==> flow/design.v <==
module DFF(D,clk,reset,Q);
	input D;  
	input clk;  
	input reset;  
	output reg Q;  
	always @(posedge clk or posedge reset) 
	begin
 		if(reset==1'b1)
  		Q <= 1'b0; 
 		else 
  		Q <= D; 
	end 
endmodule 
module partial_products (
	input [31:0]a,
	input [31:0]b,
	output reg [31:0][63:0]p_prods
);
	integer i;
	always @(a or b)
	begin
		for(i=0; i<32; i=i+1)begin
			if(b[i] == 1)begin
				p_prods[i] = a << i;
			end
			else
				p_prods[i] = 64'h00000000;
		end
	end
endmodule
module FA (
	input [63:0] x,
	input [63:0] y,
	input [63:0] z,
	output [63:0] u,
	output [63:0] v);
assign u = x^y^z;
assign v[0] = 0;
assign v[63:1] = (x&y) | (y&z) | (z&x);
endmodule
module rdcla (sum, cout, a, b, cin,clk);
	input [31:0] a, b;
	input cin,clk;
	output reg [31:0] sum;
	output reg cout;
	wire [32:0] carry0, carry1;
	wire [32:0] carry0_1, carry1_1, carry0_2, carry1_2, carry0_4, carry1_4, carry0_8, carry1_8, carry0_16, carry1_16;
	wire [32:0] carry0_1d, carry1_1d, carry0_2d, carry1_2d, carry0_4d, carry1_4d, carry0_8d, carry1_8d, carry0_16d, carry1_16d;
	wire [32:0] carry_final;
	wire [31:0] p0, p1, p2, p3, p4, p5, p6;
	assign carry0[0] = 1'b0;
	assign carry1[0] = 1'b1;
	assign p0 = a^b;
	DFF DFFP1 [31:0] (p0,clk,1'b0,p1);
	DFF DFFP2 [31:0] (p1,clk,1'b0,p2);
	DFF DFFP3 [31:0] (p2,clk,1'b0,p3);
	DFF DFFP4 [31:0] (p3,clk,1'b0,p4);
	DFF DFFP5 [31:0] (p4,clk,1'b0,p5);
	DFF DFFP6 [31:0] (p5,clk,1'b0,p6);
	assign carry_final = carry0_16 | (carry1_16 & {33{cin}});
	always @(*)
	begin
		sum = p6^carry_final[31:0];
		cout = carry_final[32];	
	end
	kpg_init init [32:1] (carry1[32:1], carry0[32:1], a[31:0], b[31:0], clk);
	assign carry1_1d[0] = carry1[0];
	assign carry0_1d[0] = carry0[0];
	assign carry1_2d[1:0] = carry1_1[1:0];
	assign carry0_2d[1:0] = carry0_1[1:0];
	assign carry1_4d[3:0] = carry1_2[3:0];
	assign carry0_4d[3:0] = carry0_2[3:0];
	assign carry1_8d[7:0] = carry1_4[7:0];
	assign carry0_8d[7:0] = carry0_4[7:0];
	assign carry1_16d[15:0] = carry1_8[15:0];
	assign carry0_16d[15:0] = carry0_8[15:0];
	kpg itr_1 [32:1] (carry1[32:1], carry0[32:1], carry1[31:0], carry0[31:0], carry1_1d[32:1], carry0_1d[32:1]);
	DFF DFF1 [32:0] (carry1_1d[32:0],clk,1'b0,carry1_1[32:0]);
	DFF DFF2 [32:0] (carry0_1d[32:0],clk,1'b0,carry0_1[32:0]);
	kpg itr_2 [32:2] (carry1_1[32:2], carry0_1[32:2], carry1_1[30:0], carry0_1[30:0], carry1_2d[32:2], carry0_2d[32:2]);
	DFF DFF3 [32:0] (carry1_2d[32:0],clk,1'b0,carry1_2[32:0]);
	DFF DFF4 [32:0] (carry0_2d[32:0],clk,1'b0,carry0_2[32:0]);
	kpg itr_4 [32:4] (carry1_2[32:4], carry0_2[32:4], carry1_2[28:0], carry0_2[28:0], carry1_4d[32:4], carry0_4d[32:4]);
	DFF DFF5 [32:0] (carry1_4d[32:0],clk,1'b0,carry1_4[32:0]);
	DFF DFF6 [32:0] (carry0_4d[32:0],clk,1'b0,carry0_4[32:0]);
	kpg itr_8 [32:8] (carry1_4[32:8], carry0_4[32:8], carry1_4[24:0], carry0_4[24:0], carry1_8d[32:8], carry0_8d[32:8]);
	DFF DFF7 [32:0] (carry1_8d[32:0],clk,1'b0,carry1_8[32:0]);
	DFF DFF8 [32:0] (carry0_8d[32:0],clk,1'b0,carry0_8[32:0]);
	kpg itr_16 [32:16] (carry1_8[32:16], carry0_8[32:16], carry1_8[16:0], carry0_8[16:0], carry1_16d[32:16], carry0_16d[32:16]);
	DFF DFF9 [32:0] (carry1_16d[32:0],clk,1'b0,carry1_16[32:0]);
	DFF DFF10 [32:0] (carry0_16d[32:0],clk,1'b0,carry0_16[32:0]);
endmodule
module kpg_init (
	output reg out1, out0,
	input a, b,clk
);
	always @(posedge clk)
	case ({a, b})
		2'b00: begin
			out0 <= 1'b0; out1 <= 1'b0;
		end
		2'b11: begin
			out0 <= 1'b1; out1 <= 1'b1;
		end
		default: begin 
			out0 <= 1'b0; out1 <= 1'b1;
		end
	endcase
endmodule
module kpg (
	input cur_bit_1, cur_bit_0, prev_bit_1, prev_bit_0,
	output reg out_bit_1, out_bit_0
);
	always @(*)
	begin
		if({cur_bit_1, cur_bit_0} == 2'b00)
			{out_bit_1, out_bit_0} = 2'b00;
		else if({cur_bit_1, cur_bit_0} == 2'b11)
			{out_bit_1, out_bit_0} = 2'b11;
		else
			{out_bit_1, out_bit_0} = {prev_bit_1, prev_bit_0};
	end
endmodule
module wallace (
	input [31:0] a,
	input [31:0] b,
	input clk,
	output [63:0] out
);
	wire [31:0][63:0]p_prods;
	integer i;
	partial_products pp (a, b, p_prods);
	wire [63:0] u_l11, v_l11, u_l12, v_l12, u_l13, v_l13, u_l14, v_l14, u_l15, v_l15, u_l16, v_l16, u_l17, v_l17, u_l18, v_l18, u_l19, v_l19, u_l110, v_l110;
	wire [63:0] u_l11d, v_l11d, u_l12d, v_l12d, u_l13d, v_l13d, u_l14d, v_l14d, u_l15d, v_l15d, u_l16d, v_l16d, u_l17d, v_l17d, u_l18d, v_l18d, u_l19d, v_l19d, u_l110d, v_l110d;
	FA l11 (p_prods[0][63:0], p_prods[1][63:0], p_prods[2][63:0], u_l11d[63:0], v_l11d[63:0]);
	FA l12 (p_prods[3][63:0], p_prods[4][63:0], p_prods[5][63:0], u_l12d[63:0], v_l12d[63:0]);
	FA l13 (p_prods[6][63:0], p_prods[7][63:0], p_prods[8][63:0], u_l13d[63:0], v_l13d[63:0]);
	FA l14 (p_prods[9][63:0], p_prods[10][63:0], p_prods[11][63:0], u_l14d[63:0], v_l14d[63:0]);
	FA l15 (p_prods[12][63:0], p_prods[13][63:0], p_prods[14][63:0], u_l15d[63:0], v_l15d[63:0]);
	FA l16 (p_prods[15][63:0], p_prods[16][63:0], p_prods[17][63:0], u_l16d[63:0], v_l16d[63:0]);
	FA l17 (p_prods[18][63:0], p_prods[19][63:0], p_prods[20][63:0], u_l17d[63:0], v_l17d[63:0]);
	FA l18 (p_prods[21][63:0], p_prods[22][63:0], p_prods[23][63:0], u_l18d[63:0], v_l18d[63:0]);
	FA l19 (p_prods[24][63:0], p_prods[25][63:0], p_prods[26][63:0], u_l19d[63:0], v_l19d[63:0]);
	FA l110 (p_prods[27][63:0], p_prods[28][63:0], p_prods[29][63:0], u_l110d[63:0], v_l110d[63:0]);
	DFF DFF_ul11 [63:0] (u_l11d[63:0],clk,1'b0,u_l11[63:0]);
	DFF DFF_ul12 [63:0] (u_l12d[63:0],clk,1'b0,u_l12[63:0]);
	DFF DFF_ul13 [63:0] (u_l13d[63:0],clk,1'b0,u_l13[63:0]);
	DFF DFF_ul14 [63:0] (u_l14d[63:0],clk,1'b0,u_l14[63:0]);
	DFF DFF_ul15 [63:0] (u_l15d[63:0],clk,1'b0,u_l15[63:0]);
	DFF DFF_ul16 [63:0] (u_l16d[63:0],clk,1'b0,u_l16[63:0]);
	DFF DFF_ul17 [63:0] (u_l17d[63:0],clk,1'b0,u_l17[63:0]);
	DFF DFF_ul18 [63:0] (u_l18d[63:0],clk,1'b0,u_l18[63:0]);
	DFF DFF_ul19 [63:0] (u_l19d[63:0],clk,1'b0,u_l19[63:0]);
	DFF DFF_ul110 [63:0] (u_l110d[63:0],clk,1'b0,u_l110[63:0]);
	DFF DFF_vl11 [63:0] (v_l11d[63:0],clk,1'b0,v_l11[63:0]);
	DFF DFF_vl12 [63:0] (v_l12d[63:0],clk,1'b0,v_l12[63:0]);
	DFF DFF_vl13 [63:0] (v_l13d[63:0],clk,1'b0,v_l13[63:0]);
	DFF DFF_vl14 [63:0] (v_l14d[63:0],clk,1'b0,v_l14[63:0]);
	DFF DFF_vl15 [63:0] (v_l15d[63:0],clk,1'b0,v_l15[63:0]);
	DFF DFF_vl16 [63:0] (v_l16d[63:0],clk,1'b0,v_l16[63:0]);
	DFF DFF_vl17 [63:0] (v_l17d[63:0],clk,1'b0,v_l17[63:0]);
	DFF DFF_vl18 [63:0] (v_l18d[63:0],clk,1'b0,v_l18[63:0]);
	DFF DFF_vl19 [63:0] (v_l19d[63:0],clk,1'b0,v_l19[63:0]);
	DFF DFF_vl110 [63:0] (v_l110d[63:0],clk,1'b0,v_l110[63:0]);
	wire [63:0] u_l21, v_l21, u_l22, v_l22, u_l23, v_l23, u_l24, v_l24, u_l25, v_l25, u_l26, v_l26, u_l27, v_l27;
	wire [63:0] u_l21d, v_l21d, u_l22d, v_l22d, u_l23d, v_l23d, u_l24d, v_l24d, u_l25d, v_l25d, u_l26d, v_l26d, u_l27d, v_l27d;
	FA l21 (u_l11[63:0], v_l11[63:0], u_l12[63:0], u_l21d[63:0], v_l21d[63:0]);
	FA l22 (v_l12[63:0], u_l13[63:0], v_l13[63:0], u_l22d[63:0], v_l22d[63:0]);
	FA l23 (u_l14[63:0], v_l14[63:0], u_l15[63:0], u_l23d[63:0], v_l23d[63:0]);
	FA l24 (v_l15[63:0], u_l16[63:0], v_l16[63:0], u_l24d[63:0], v_l24d[63:0]);
	FA l25 (u_l17[63:0], v_l17[63:0], u_l18[63:0], u_l25d[63:0], v_l25d[63:0]);
	FA l26 (v_l18[63:0], u_l19[63:0], v_l19[63:0], u_l26d[63:0], v_l26d[63:0]);
	wire [63:0] p30_1, p31_1, p31_2;
	DFF DFF_p30_1 [63:0] (p_prods[30][63:0],clk,1'b0,p30_1[63:0]);
	DFF DFF_p31_1 [63:0] (p_prods[31][63:0],clk,1'b0,p31_1[63:0]);
	DFF DFF_p31_2 [63:0] (p31_1[63:0],clk,1'b0,p31_2[63:0]);
	FA l27 (u_l110[63:0], v_l110[63:0], p30_1[63:0], u_l27d[63:0], v_l27d[63:0]);
	DFF DFF_ul21 [63:0] (u_l21d[63:0],clk,1'b0,u_l21[63:0]);
	DFF DFF_ul22 [63:0] (u_l22d[63:0],clk,1'b0,u_l22[63:0]);
	DFF DFF_ul23 [63:0] (u_l23d[63:0],clk,1'b0,u_l23[63:0]);
	DFF DFF_ul24 [63:0] (u_l24d[63:0],clk,1'b0,u_l24[63:0]);
	DFF DFF_ul25 [63:0] (u_l25d[63:0],clk,1'b0,u_l25[63:0]);
	DFF DFF_ul26 [63:0] (u_l26d[63:0],clk,1'b0,u_l26[63:0]);
	DFF DFF_ul27 [63:0] (u_l27d[63:0],clk,1'b0,u_l27[63:0]);
	DFF DFF_vl21 [63:0] (v_l21d[63:0],clk,1'b0,v_l21[63:0]);
	DFF DFF_vl22 [63:0] (v_l22d[63:0],clk,1'b0,v_l22[63:0]);
	DFF DFF_vl23 [63:0] (v_l23d[63:0],clk,1'b0,v_l23[63:0]);
	DFF DFF_vl24 [63:0] (v_l24d[63:0],clk,1'b0,v_l24[63:0]);
	DFF DFF_vl25 [63:0] (v_l25d[63:0],clk,1'b0,v_l25[63:0]);
	DFF DFF_vl26 [63:0] (v_l26d[63:0],clk,1'b0,v_l26[63:0]);
	DFF DFF_vl27 [63:0] (v_l27d[63:0],clk,1'b0,v_l27[63:0]);
	wire [63:0] u_l31, v_l31, u_l32, v_l32, u_l33, v_l33, u_l34, v_l34, u_l35, v_l35;
	wire [63:0] u_l31d, v_l31d, u_l32d, v_l32d, u_l33d, v_l33d, u_l34d, v_l34d, u_l35d, v_l35d;
	FA l31 (u_l21[63:0], v_l21[63:0], u_l22[63:0], u_l31d[63:0], v_l31d[63:0]);
	FA l32 (v_l22[63:0], u_l23[63:0], v_l23[63:0], u_l32d[63:0], v_l32d[63:0]);
	FA l33 (u_l24[63:0], v_l24[63:0], u_l25[63:0], u_l33d[63:0], v_l33d[63:0]);
	FA l34 (v_l25[63:0], u_l26[63:0], v_l26[63:0], u_l34d[63:0], v_l34d[63:0]);
	FA l35 (u_l27[63:0], v_l27[63:0], p31_2[63:0], u_l35d[63:0], v_l35d[63:0]);
	DFF DFF_ul31 [63:0] (u_l31d[63:0],clk,1'b0,u_l31[63:0]);
	DFF DFF_ul32 [63:0] (u_l32d[63:0],clk,1'b0,u_l32[63:0]);
	DFF DFF_ul33 [63:0] (u_l33d[63:0],clk,1'b0,u_l33[63:0]);
	DFF DFF_ul34 [63:0] (u_l34d[63:0],clk,1'b0,u_l34[63:0]);
	DFF DFF_ul35 [63:0] (u_l35d[63:0],clk,1'b0,u_l35[63:0]);
	DFF DFF_vl31 [63:0] (v_l31d[63:0],clk,1'b0,v_l31[63:0]);
	DFF DFF_vl32 [63:0] (v_l32d[63:0],clk,1'b0,v_l32[63:0]);
	DFF DFF_vl33 [63:0] (v_l33d[63:0],clk,1'b0,v_l33[63:0]);
	DFF DFF_vl34 [63:0] (v_l34d[63:0],clk,1'b0,v_l34[63:0]);
	DFF DFF_vl35 [63:0] (v_l35d[63:0],clk,1'b0,v_l35[63:0]);
	wire [63:0] u_l41, v_l41, u_l42, v_l42, u_l43, v_l43;
	wire [63:0] u_l41d, v_l41d, u_l42d, v_l42d, u_l43d, v_l43d;
	FA l41 (u_l31[63:0], v_l31[63:0], u_l32[63:0], u_l41d[63:0], v_l41d[63:0]);
	FA l42 (v_l32[63:0], u_l33[63:0], v_l33[63:0], u_l42d[63:0], v_l42d[63:0]);
	FA l43 (u_l34[63:0], v_l34[63:0], u_l35[63:0], u_l43d[63:0], v_l43d[63:0]);
	DFF DFF_ul41 [63:0] (u_l41d[63:0],clk,1'b0,u_l41[63:0]);
	DFF DFF_ul42 [63:0] (u_l42d[63:0],clk,1'b0,u_l42[63:0]);
	DFF DFF_ul43 [63:0] (u_l43d[63:0],clk,1'b0,u_l43[63:0]);
	DFF DFF_vl41 [63:0] (v_l41d[63:0],clk,1'b0,v_l41[63:0]);
	DFF DFF_vl42 [63:0] (v_l42d[63:0],clk,1'b0,v_l42[63:0]);
	DFF DFF_vl43 [63:0] (v_l43d[63:0],clk,1'b0,v_l43[63:0]);
	wire [63:0] u_l51, v_l51, u_l52, v_l52;
	wire [63:0] u_l51d, v_l51d, u_l52d, v_l52d;
	FA l51 (u_l41[63:0], v_l41[63:0], u_l42[63:0], u_l51d[63:0], v_l51d[63:0]);
	FA l52 (v_l42[63:0], u_l43[63:0], v_l43[63:0], u_l52d[63:0], v_l52d[63:0]);
	DFF DFF_ul51 [63:0] (u_l51d[63:0],clk,1'b0,u_l51[63:0]);
	DFF DFF_ul52 [63:0] (u_l52d[63:0],clk,1'b0,u_l52[63:0]);
	DFF DFF_vl51 [63:0] (v_l51d[63:0],clk,1'b0,v_l51[63:0]);
	DFF DFF_vl52 [63:0] (v_l52d[63:0],clk,1'b0,v_l52[63:0]);
	wire [63:0] u_l61, v_l61;
	wire [63:0] u_l61d, v_l61d;
	FA l61 (u_l51[63:0], v_l51[63:0], u_l52[63:0], u_l61d[63:0], v_l61d[63:0]);
	DFF DFF_ul61 [63:0] (u_l61d[63:0],clk,1'b0,u_l61[63:0]);
	DFF DFF_vl61 [63:0] (v_l61d[63:0],clk,1'b0,v_l61[63:0]);
	wire [63:0] u_l71, v_l71;
	wire [63:0] u_l71d, v_l71d;
	wire [63:0] v_l52_6;
	DFF DFF_vl52_6 [63:0] (v_l52[63:0],clk,1'b0,v_l52_6[63:0]);
	FA l71 (u_l61[63:0], v_l61[63:0], v_l52_6[63:0], u_l71d[63:0], v_l71d[63:0]);
	DFF DFF_ul71 [63:0] (u_l71d[63:0],clk,1'b0,u_l71[63:0]);
	DFF DFF_vl71 [63:0] (v_l71d[63:0],clk,1'b0,v_l71[63:0]);
	wire [63:0] u_l81, v_l81;
	wire [63:0] u_l81d, v_l81d;
	wire [63:0] v_l35_4, v_l35_5, v_l35_6, v_l35_7;
	DFF DFF_vl35_4 [63:0] (v_l35[63:0],clk,1'b0,v_l35_4[63:0]);
	DFF DFF_vl35_5 [63:0] (v_l35_4[63:0],clk,1'b0,v_l35_5[63:0]);
	DFF DFF_vl35_6 [63:0] (v_l35_5[63:0],clk,1'b0,v_l35_6[63:0]);
	DFF DFF_vl35_7 [63:0] (v_l35_6[63:0],clk,1'b0,v_l35_7[63:0]);
	FA l81 (u_l71[63:0], v_l71[63:0], v_l35_7[63:0], u_l81d[63:0], v_l81d[63:0]);
	DFF DFF_ul81 [63:0] (u_l81d[63:0],clk,1'b0,u_l81[63:0]);
	DFF DFF_vl81 [63:0] (v_l81d[63:0],clk,1'b0,v_l81[63:0]);
	wire c,cd;
	rdcla l91 (out[31:0], cd, u_l81[31:0], v_l81[31:0], 1'b0, clk);
	rdcla l92 (out[63:32], , u_l81[63:32], v_l81[63:32], cd, clk);
endmodule
module adder_8bit (a,b,cin,sum);
	input [7:0] a,b;
	input cin;
	output [7:0] sum;
	wire [7:0] partial_sum;
	wire [8:0] carry, p, carry_1, p_1, carry_2, p_2, carry_4, p_4;
	assign carry[0] = cin;
	assign p[0] = 0;
	kpg_initial initializing_kpg [8:1] (a[7:0], b[7:0], p[8:1], carry[8:1]);
	assign p_1[0] = cin;
	assign carry_1[0] = cin;
	assign p_2[1:0] = p_1[1:0];
	assign carry_2[1:0] = carry_1[1:0];
	assign p_4[3:0] = p_2[3:0];
	assign carry_4[3:0] = carry_2[3:0];
	kpg_ iteration_1 [8:1] (p[8:1], carry[8:1], p[7:0], carry[7:0], p_1[8:1], carry_1[8:1]);
	kpg_ iteration_2 [8:2] (p_1[8:2], carry_1[8:2], p_1[6:0], carry_1[6:0], p_2[8:2], carry_2[8:2]);
	kpg_ iteration_4 [8:4] (p_2[8:4], carry_2[8:4], p_2[4:0], carry_2[4:0], p_4[8:4], carry_4[8:4]);
	assign partial_sum = a^b;
	assign sum[7:0] = partial_sum[7:0]^carry_4[7:0];
endmodule
module kpg_initial (
	input a, b,
	output reg p, carry
);
	always @*
	case ({a, b})
		2'b00: begin
			p = 1'b0; carry = 1'b0;
		end
		2'b11: begin
			p = 1'b0; carry = 1'b1;
		end
		default: begin 
			p = 1'b1; carry = 1'b0;
		end
	endcase
endmodule
module kpg_ (
	input current_p, current_carry, from_p, from_carry,
	output reg final_p, final_carry
);
	always @(*)
	begin
		if({current_p, current_carry} == 2'b00)
			{final_p, final_carry} = 2'b00;
		else if({current_p, current_carry} == 2'b01)
			{final_p, final_carry} = 2'b01;
		else
			{final_p, final_carry} = {from_p, from_carry};
	end
endmodule
module fp_multiplier(input [31:0] a,input [31:0] b,output [31:0]out,input clk,
	input rst,input in_valid,output out_valid);
	wire S3,overflow;
	wire [47:0] productd,wallace_out,product;
	wire [7:0] exponent1,exponent2;
	wire [15:0] trim;
	wire [22:0] prod;
	wire [31:0] out1,out2,out3,out1d,out2d,out3d,outd;
	wire [31:0] a15,b15,a16,b16,a17,b17,a18,b18;
	sideband side(clk,a,b,a15,b15,a16,b16,a17,b17,a18,b18);
	reg [18:0] valid;
	always @(posedge clk)
	begin
		if(rst)
			valid <= 19'b0;
		else
			valid <= {valid[17:0],in_valid};
	end
	assign out_valid = valid[18];
	xor (S3,a15[31],b15[31]);
	wallace w1({8'b0,1'b1,a[22:0]},{8'b0,1'b1,b[22:0]},clk,{trim,productd});
	DFF DFF1[47:0] (productd[47:0],clk,1'b0,product[47:0]);
	assign overflow=product[47];
	assign wallace_out=product;
	adder_8bit adder1(a15[30:23],b15[30:23],overflow,exponent1);
	adder_8bit subtract_127(exponent1,8'b10000000,1'b1,exponent2);
	shifter_1bit shift [22:0] (prod[22:0],overflow, wallace_out[45:23], wallace_out[46:24]);
	assign out1d={S3,exponent2,prod};
	DFF DFF3 [31:0] (out1d,clk,1'b0,out1);
	check_zero check1(out2d,a16,b16,out1);  
	DFF DFF4 [31:0] (out2d,clk,1'b0,out2);
	check_inf check2(out3d,a17,b17,out2);  
	DFF DFF5 [31:0] (out3d,clk,1'b0,out3);
	check_nan check3(outd,a18,b18,out3);  
	DFF DFF6 [31:0] (outd,clk,1'b0,out);
endmodule
module sideband(input clk,input [31:0] a,input [31:0] b,
	output [31:0] a15,output [31:0] b15,output [31:0] a16,output [31:0] b16,
	output [31:0] a17,output [31:0] b17,output [31:0] a18,output [31:0] b18);
	reg [9*18-1:0] da, db;
	always @(posedge clk)
	begin
		da <= {da[9*17-1:0],a[31:23]};
		db <= {db[9*17-1:0],b[31:23]};
	end
	assign a15 = {da[9*15-1 -: 9],23'b0};
	assign b15 = {db[9*15-1 -: 9],23'b0};
	assign a16 = {da[9*16-1 -: 9],23'b0};
	assign b16 = {db[9*16-1 -: 9],23'b0};
	assign a17 = {da[9*17-1 -: 9],23'b0};
	assign b17 = {db[9*17-1 -: 9],23'b0};
	assign a18 = {da[9*18-1 -: 9],23'b0};
	assign b18 = {db[9*18-1 -: 9],23'b0};
endmodule
module shifter_1bit(output prod,input overflow,input out1,input out2);
	assign prod = (!overflow & out1) | (overflow & out2);
endmodule
module check_zero(output [31:0] out,input [31:0] a,	input [31:0] b,	input [31:0] prod);
	wire is_zero = ((|a[30:23]) & (|b[30:23]));		 
	assign out = (prod & {32{is_zero}}) | (32'b0_00000000_00000000000000000000000 & {32{!is_zero}});
endmodule
module check_inf(output [31:0] out,input [31:0] a,	input [31:0] b,input [31:0] prod);
	wire is_inf = ((&a[30:23]) | (&b[30:23]));		 
	assign out = (prod & {32{!is_inf}}) | ({a[31] ^ b[31], 31'b11111111_00000000000000000000000} & {32{is_inf}});
endmodule
module check_nan(output [31:0] out,input [31:0] a,	input [31:0] b,	input [31:0] prod);
	wire is_nan = ((&a[30:23]) & !(|b[30:23])) || (!(|a[30:23]) & (&b[30:23]));		 
	assign out = (prod & {32{!is_nan}}) | ({32'b0_11111111_11111111111111111111111} & {32{is_nan}});
endmodule
---- Step by step through the tools: fp_multiplier ----
Each step is given for the RTL above and for the edited RTL.
"before" refers to lines of the RTL above, "after" to lines of the edited file.
"change": "after" minus "before" as printed here. "relative change": 100 x difference / "before".
Operators: Yosys type, input widths -> output width; for muxes data width and select width s.
Cell names lack the library's common part.
The mark - stands for no value.
inputs
  top ..................................... fp_multiplier
  clock ................................... clk
  library ................................. sky130hd
  timing corner ........................... tt_025C_1v80

---- The edit ----
Unified diff, file above to edited file.
A script made this edit. It changes what the design does and was not meant as an optimisation.
begin of diff
@@ -304,6 +304,10 @@
 	end
 endmodule
-module fp_multiplier(input [31:0] a,input [31:0] b,output [31:0]out,input clk,
+module fp_multiplier(input [31:0] a,input [31:0] b,output [31:0]out_o,input clk,
 	input rst,input in_valid,output out_valid);
+	wire [31:0] out;
+	reg [31:0] out_d1;
+	always @(posedge clk) out_d1 <= out;
+	assign out_o = out_d1;
 	wire S3,overflow;
 	wire [47:0] productd,wallace_out,product;
end of diff

---- Elaborated design ----
Source: Yosys, flattened and elaborated, memories not mapped. Widths are those after wreduce. Registers that Yosys merges into a memory's read port (data or address) are not register bits. Print and check cells do not count. Equal cells are merged and count once.
storage and ports
  item                             before  after  change  relative change (%)
  register bits                    4594    4626   +32     +0.70
  latch bits                       0       0      0       -
  memory bits (writable)           0       0      0       -
  ROM bits                         0       0      0       -
  clocked read ports x word width  0       0      0       -
  memories                         0       0      0       -
  input port bits                  67      67     0       0.00
  output and inout bits            33      33     0       0.00
  cells after elaboration          5438    5439   +1      +0.02
operators by class
  item                              before  after  change  relative change (%)
  $add $sub $neg                    0       0      0       -
  $mul                              0       0      0       -
  divide/modulo/power cells         0       0      0       -
  magnitude comparators             0       0      0       -
  equal/unequal tests               252     252    0       0.00
  shift-type cells                  0       0      0       -
  mux-type cells                    380     380    0       0.00
  bitwise operators                 251     251    0       0.00
  reductions and logical operators  299     299    0       0.00
Unchanged operator kinds not shown: 81.

---- Logic depth ----
Yosys ltp: most cells in a row. Word level: on the elaborated netlist, between registers, memories and ports. Mapped: between sequential cells and ports; inverters and the memories' decode and read muxes count.
depth
  item                           before  after  change  relative change (%)
  depth after elaboration        22      22     0       0.00
  ABC_AREA                       0       0      -       -
  depth in mapped cells          10      11     +1      +10.00
  gate-level depth less buffers  9       9      0       0.00

---- Netlist ----
Source: synth_stat.txt of the flow (Yosys; design flattened, memories mapped). It holds for the ABC_AREA given above (unset counts as 0); a run with the other value may have another netlist.
cell types
  cell      before  after  change  relative change (%)
  dfxtp_1   2560    2592   +32     +1.25
  buf_4     32      0      -32     -100.00
  mux2_2    26      24     -2      -7.69
  o22ai_1   2       0      -2      -100.00
  and2_1    626     627    +1      +0.16
  clkbuf_1  104     103    -1      -0.96
  nand2b_1  32      33     +1      +3.12
  xnor2_1   25      24     -1      -4.00
  nor2b_1   20      19     -1      -5.00
  a21oi_1   19      18     -1      -5.26
  or2_2     18      19     +1      +5.56
  nor2_1    9       8      -1      -11.11
  nand2_1   7       8      +1      +14.29
  mux2i_1   4       5      +1      +25.00
  nor4_1    3       2      -1      -33.33
  o21ai_0   3       2      -1      -33.33
  buf_2     2       1      -1      -50.00
  nor3_1    2       3      +1      +50.00
Unchanged cell types not shown: 15.
Not every row of either side is listed.
mapped netlist
  item                  before     after      change      relative change (%)
  cells in the netlist  4627       4625       -2          -0.04
  synthesis area (mm2)  0.0731677  0.0735718  +0.0004041  +0.55
  flip-flops            2560       2592       +32         +1.25
  buffer cells          139        106        -33         -23.74
By module: a second synthesis without flattening, with its own total; a netlist apart from the flattened one above.
unflattened totals
  item                                           before     after      change      relative change (%)
  cells (unflattened synthesis)                  17198      17230      +32         +0.19
  area total of the unflattened synthesis (mm2)  0.2371237  0.2377643  +0.0006406  +0.27
Each row is one instance without its submodules.
modules, before
  module           times used  cells  area (mm2)  seq. area (mm2)
  DFF              5549        2      0.0000288   0.000025
  FA               30          66     0.0012962   0
  (no name shown)  1           2241   0.0151345   0
  sideband         1           581    0.0084118   0.0064862
  kpg              268         2      0.0000225   0
  kpg_init         64          4      0.0000538   0.00004
  rdcla            2           103    0.0009997   0
  kpg_             34          2      0.0000225   0
  check_nan        1           48     0.000563    0
  fp_multiplier    1           42     0.000533    0.0003804
  check_zero       1           44     0.0004254   0
  adder_8bit       2           9      0.0001939   0
  shifter_1bit     23          1      0.000015    0
  check_inf        1           42     0.0003253   0
before: Modules not listed: 2.
modules, after
  module           times used  cells  area (mm2)  seq. area (mm2)
  DFF              5549        2      0.0000288   0.000025
  FA               30          66     0.0012962   0
  (no name shown)  1           2241   0.0151345   0
  sideband         1           581    0.0084118   0.0064862
  kpg              268         2      0.0000225   0
  kpg_init         64          4      0.0000538   0.00004
  rdcla            2           103    0.0009997   0
  fp_multiplier    1           74     0.0011736   0.001021
  kpg_             34          2      0.0000225   0
  check_nan        1           48     0.000563    0
  check_zero       1           44     0.0004254   0
  adder_8bit       2           9      0.0001939   0
  shifter_1bit     23          1      0.000015    0
  check_inf        1           42     0.0003253   0
after: Modules not listed: 2.

---- Path before layout ----
Path of least setup slack by OpenSTA after synthesis, without wires, with an ideal clock, recovery checks aside; 20% of the period is set as input and as output delay. Where synthesis merged equal registers, the netlist keeps one of their names.
timing path after synthesis
  item                                 before                 after                 change  relative change (%)
  path type                            register to register   register to register  -       -
  start                                register side.da[127]  register DFF1[47].Q   -       -
  end                                  register DFF3[30].Q    register DFF3[30].Q   -       -
  period (ps)                          2500                   2500                  0       0.00
  library setup time (ps)              120                    72                    -48     -
  arrival time (ps)                    2227                   2659                  +432    +19.40
  required time (ps)                   2380                   2428                  +48     +2.02
  slack (ps)                           153                    -231                  -384    -
  delay of the path (ps)               2347                   2731                  +384    +16.36
  stages on the path                   10                     12                    +2      +20.00
  buffers on the path                  0                      2                     +2      -
  period reached after synthesis (ps)  2347                   2731                  +384    +16.36
"delay of the path" is the arrival time less input delay plus setup time.
"stages on the path": output pins that drive a net of the path, with the launching flip-flop's if there is one; two outputs of one cell count as two.
"period reached after synthesis" is the clock period less the worst setup slack; recovery checks do not enter. This is arithmetic on one report: input and output delays are still those of the set period (20% each).
Between the ends stands the longest chain of elaborated cells between them, by number of cells; it is not shown to be the way that was timed. Of several equally long chains one is given.
A line is the first line of the expression or statement that the cell stems from. Yosys adds cells for indexed reads and writes and turns some case tables into memories.
on the way, after synthesis, before
  cell sequence ........................... dfxtp_1 > inv_1 > ha_1 > nor3b_1 > mux2_2 > xnor2_1 > nand3_1 > or3_4 > nor3_2 > xnor2_1
RTL lines, path after synthesis, before
  item                line  RTL
  start: declaration  345   reg [9*18-1:0] da, db;
  start: assignment   348   da <= {da[9*17-1:0],a[31:23]};
  end: assignment     9     Q <= 1'b0;
  end: assignment     11    Q <= D;
  end: declaration    5     output reg Q;
before: No chain of elaborated cells between the ends is given.
on the way, after synthesis, after
  cell sequence ........................... dfxtp_1 > buf_2 > buf_1 > inv_1 > fa_1 > nor4b_1 > a31oi_1 > nand2_1 > xnor2_1 > or4_4 > nor3_2 > xnor2_1
  length of the longest elaborated chain .. 14
  elaborated cells between the ends (all ways) .. 45
  source lines of those cells ............. 4
  classes of those cells .................. 28 x mux; 3 x logic; 14 x reduce/logical
RTL lines, path after synthesis, after
  item                line  RTL
  start: declaration  5     output reg Q;
  start: assignment   9     Q <= 1'b0;
  start: assignment   11    Q <= D;
  $mux 1              300   else if({current_p, current_carry} == 2'b01)
  $mux 1              298   if({current_p, current_carry} == 2'b00)
  $mux 1              300
  $mux 1              298
  $xor 8x8->8         273   assign sum[7:0] = partial_sum[7:0]^carry_4[7:0];
  $logic_not 2->1     280   case ({a, b})
  $mux 1              280
  $logic_not 2->1     298
  $mux 1              298
  $logic_not 2->1     298
  $mux 1              298
  $logic_not 2->1     298
  $mux 1              298
  $xor 8x8->8         273
  end: assignment     9
  end: assignment     11
  end: declaration    5

---- Timing after layout ----
From the final timing report of each run of set A: the path of least setup slack in the routed layout; clock arrival at registers is part of the times.
The report prints the path's times to 10 ps; the period is as set.
timing path after layout
  item                     before                 after                  change  relative change (%)
  path type                register to register   register to register   -       -
  start                    register side.da[127]  register side.da[127]  -       -
  end                      register DFF3[28].Q    register DFF3[28].Q    -       -
  period (ps)              2500                   2500                   0       0.00
  library setup time (ps)  120                    100                    -20     -
  arrival time (ps)        3130                   3090                   -40     -1.28
  required time (ps)       3210                   3250                   +40     +1.25
  slack (ps)               80                     170                    +90     -
  stages on the path       11                     10                     -1      -9.09
  buffers on the path      3                      2                      -1      -33.33
on the way, after layout, before
  cell sequence ........................... dfxtp_1 > buf_4 > ha_1 > nor3b_2 > buf_4 > mux2_2 > xnor2_2 > nand3_2 > or3_4 > buf_4 > xor2_1
RTL lines, path after layout, before
  item                line  RTL
  start: declaration  345   reg [9*18-1:0] da, db;
  start: assignment   348   da <= {da[9*17-1:0],a[31:23]};
  end: assignment     9     Q <= 1'b0;
  end: assignment     11    Q <= D;
  end: declaration    5     output reg Q;
before: No chain of elaborated cells between the ends is given.
on the way, after layout, after
  cell sequence ........................... dfxtp_1 > inv_1 > ha_2 > or3b_4 > buf_4 > o21ai_4 > xnor2_2 > or4_4 > buf_4 > xor2_1
RTL lines, path after layout, after
  item                line  RTL
  start: declaration  349   reg [9*18-1:0] da, db;
  start: assignment   352   da <= {da[9*17-1:0],a[31:23]};
  end: assignment     9     Q <= 1'b0;
  end: assignment     11    Q <= D;
  end: declaration    5     output reg Q;
after: No chain of elaborated cells between the ends is given.

---- Flow runs ----
Both versions went through the flow (Yosys, OpenROAD) with the same settings in each pair. Constraints: input delay and output delay 20% of the set period each, output load 0.01 pF.
flow settings, set A
  CORE_UTILIZATION ........................ 40
  period_ns ............................... 2.5
  CAP_MARGIN .............................. 20
  CORE_MARGIN ............................. 2
  SLEW_MARGIN ............................. 20
measured results, set A
  item                                     before     after      change      relative change (%)
  chip area after synthesis (Yosys) (mm2)  0.0731677  0.0735718  +0.0004041  +0.55
  die size (mm2)                           0.186356   0.187376   +0.001020   +0.55
  standard-cell area after routing (mm2)   0.0856984  0.0870272  +0.0013288  +1.55
  utilization                              0.473      0.476      +0.003      -
  lowest setup slack (ps)                  84         168        +84         -
  setup TNS (ps)                           0          0          0           -
  smallest hold slack (ps)                 101        79         -22         -
  total power of the final layout (uW)     103990     106903     +2913       +2.80
  reached clock period (ps)                2416       2332       -84         -3.48
flow settings, set B
  ABC_AREA ................................ 0
  CAP_MARGIN .............................. 10
  CELL_PAD_IN_SITES_DETAIL_PLACEMENT ...... 1
  CORE_MARGIN ............................. 4
  CORE_UTILIZATION ........................ 40
  CTS_CLUSTER_DIAMETER .................... 199
  GPL_ROUTABILITY_DRIVEN .................. 1
  MIN_ROUTING_LAYER ....................... met1
  PLACE_DENSITY_LB_ADDON .................. 0.18
  SETUP_SLACK_MARGIN ...................... 0.47
  SLEW_MARGIN ............................. 15
  period_ns ............................... 3.07
measured results, set B
  item                                     before     after      change      relative change (%)
  chip area after synthesis (Yosys) (mm2)  0.0731677  0.0735718  +0.0004041  +0.55
  die size (mm2)                           0.189826   0.190855   +0.001029   +0.54
  standard-cell area after routing (mm2)   0.0857547  0.0866856  +0.0009309  +1.09
  utilization                              0.473      0.473      0.000       -
  lowest setup slack (ps)                  590        606        +16         -
  setup TNS (ps)                           0          0          0           -
  smallest hold slack (ps)                 178        200        +22         -
  total power of the final layout (uW)     86799      88083      +1284       +1.48
  reached clock period (ps)                2480       2464       -16         -0.65
"reached clock period" means the clock period less the worst setup slack. The figure is calculated, with input and output delays left at 20% of the set period.
"total power of the final layout" is the tool's figure for a default switching activity; nothing was simulated.
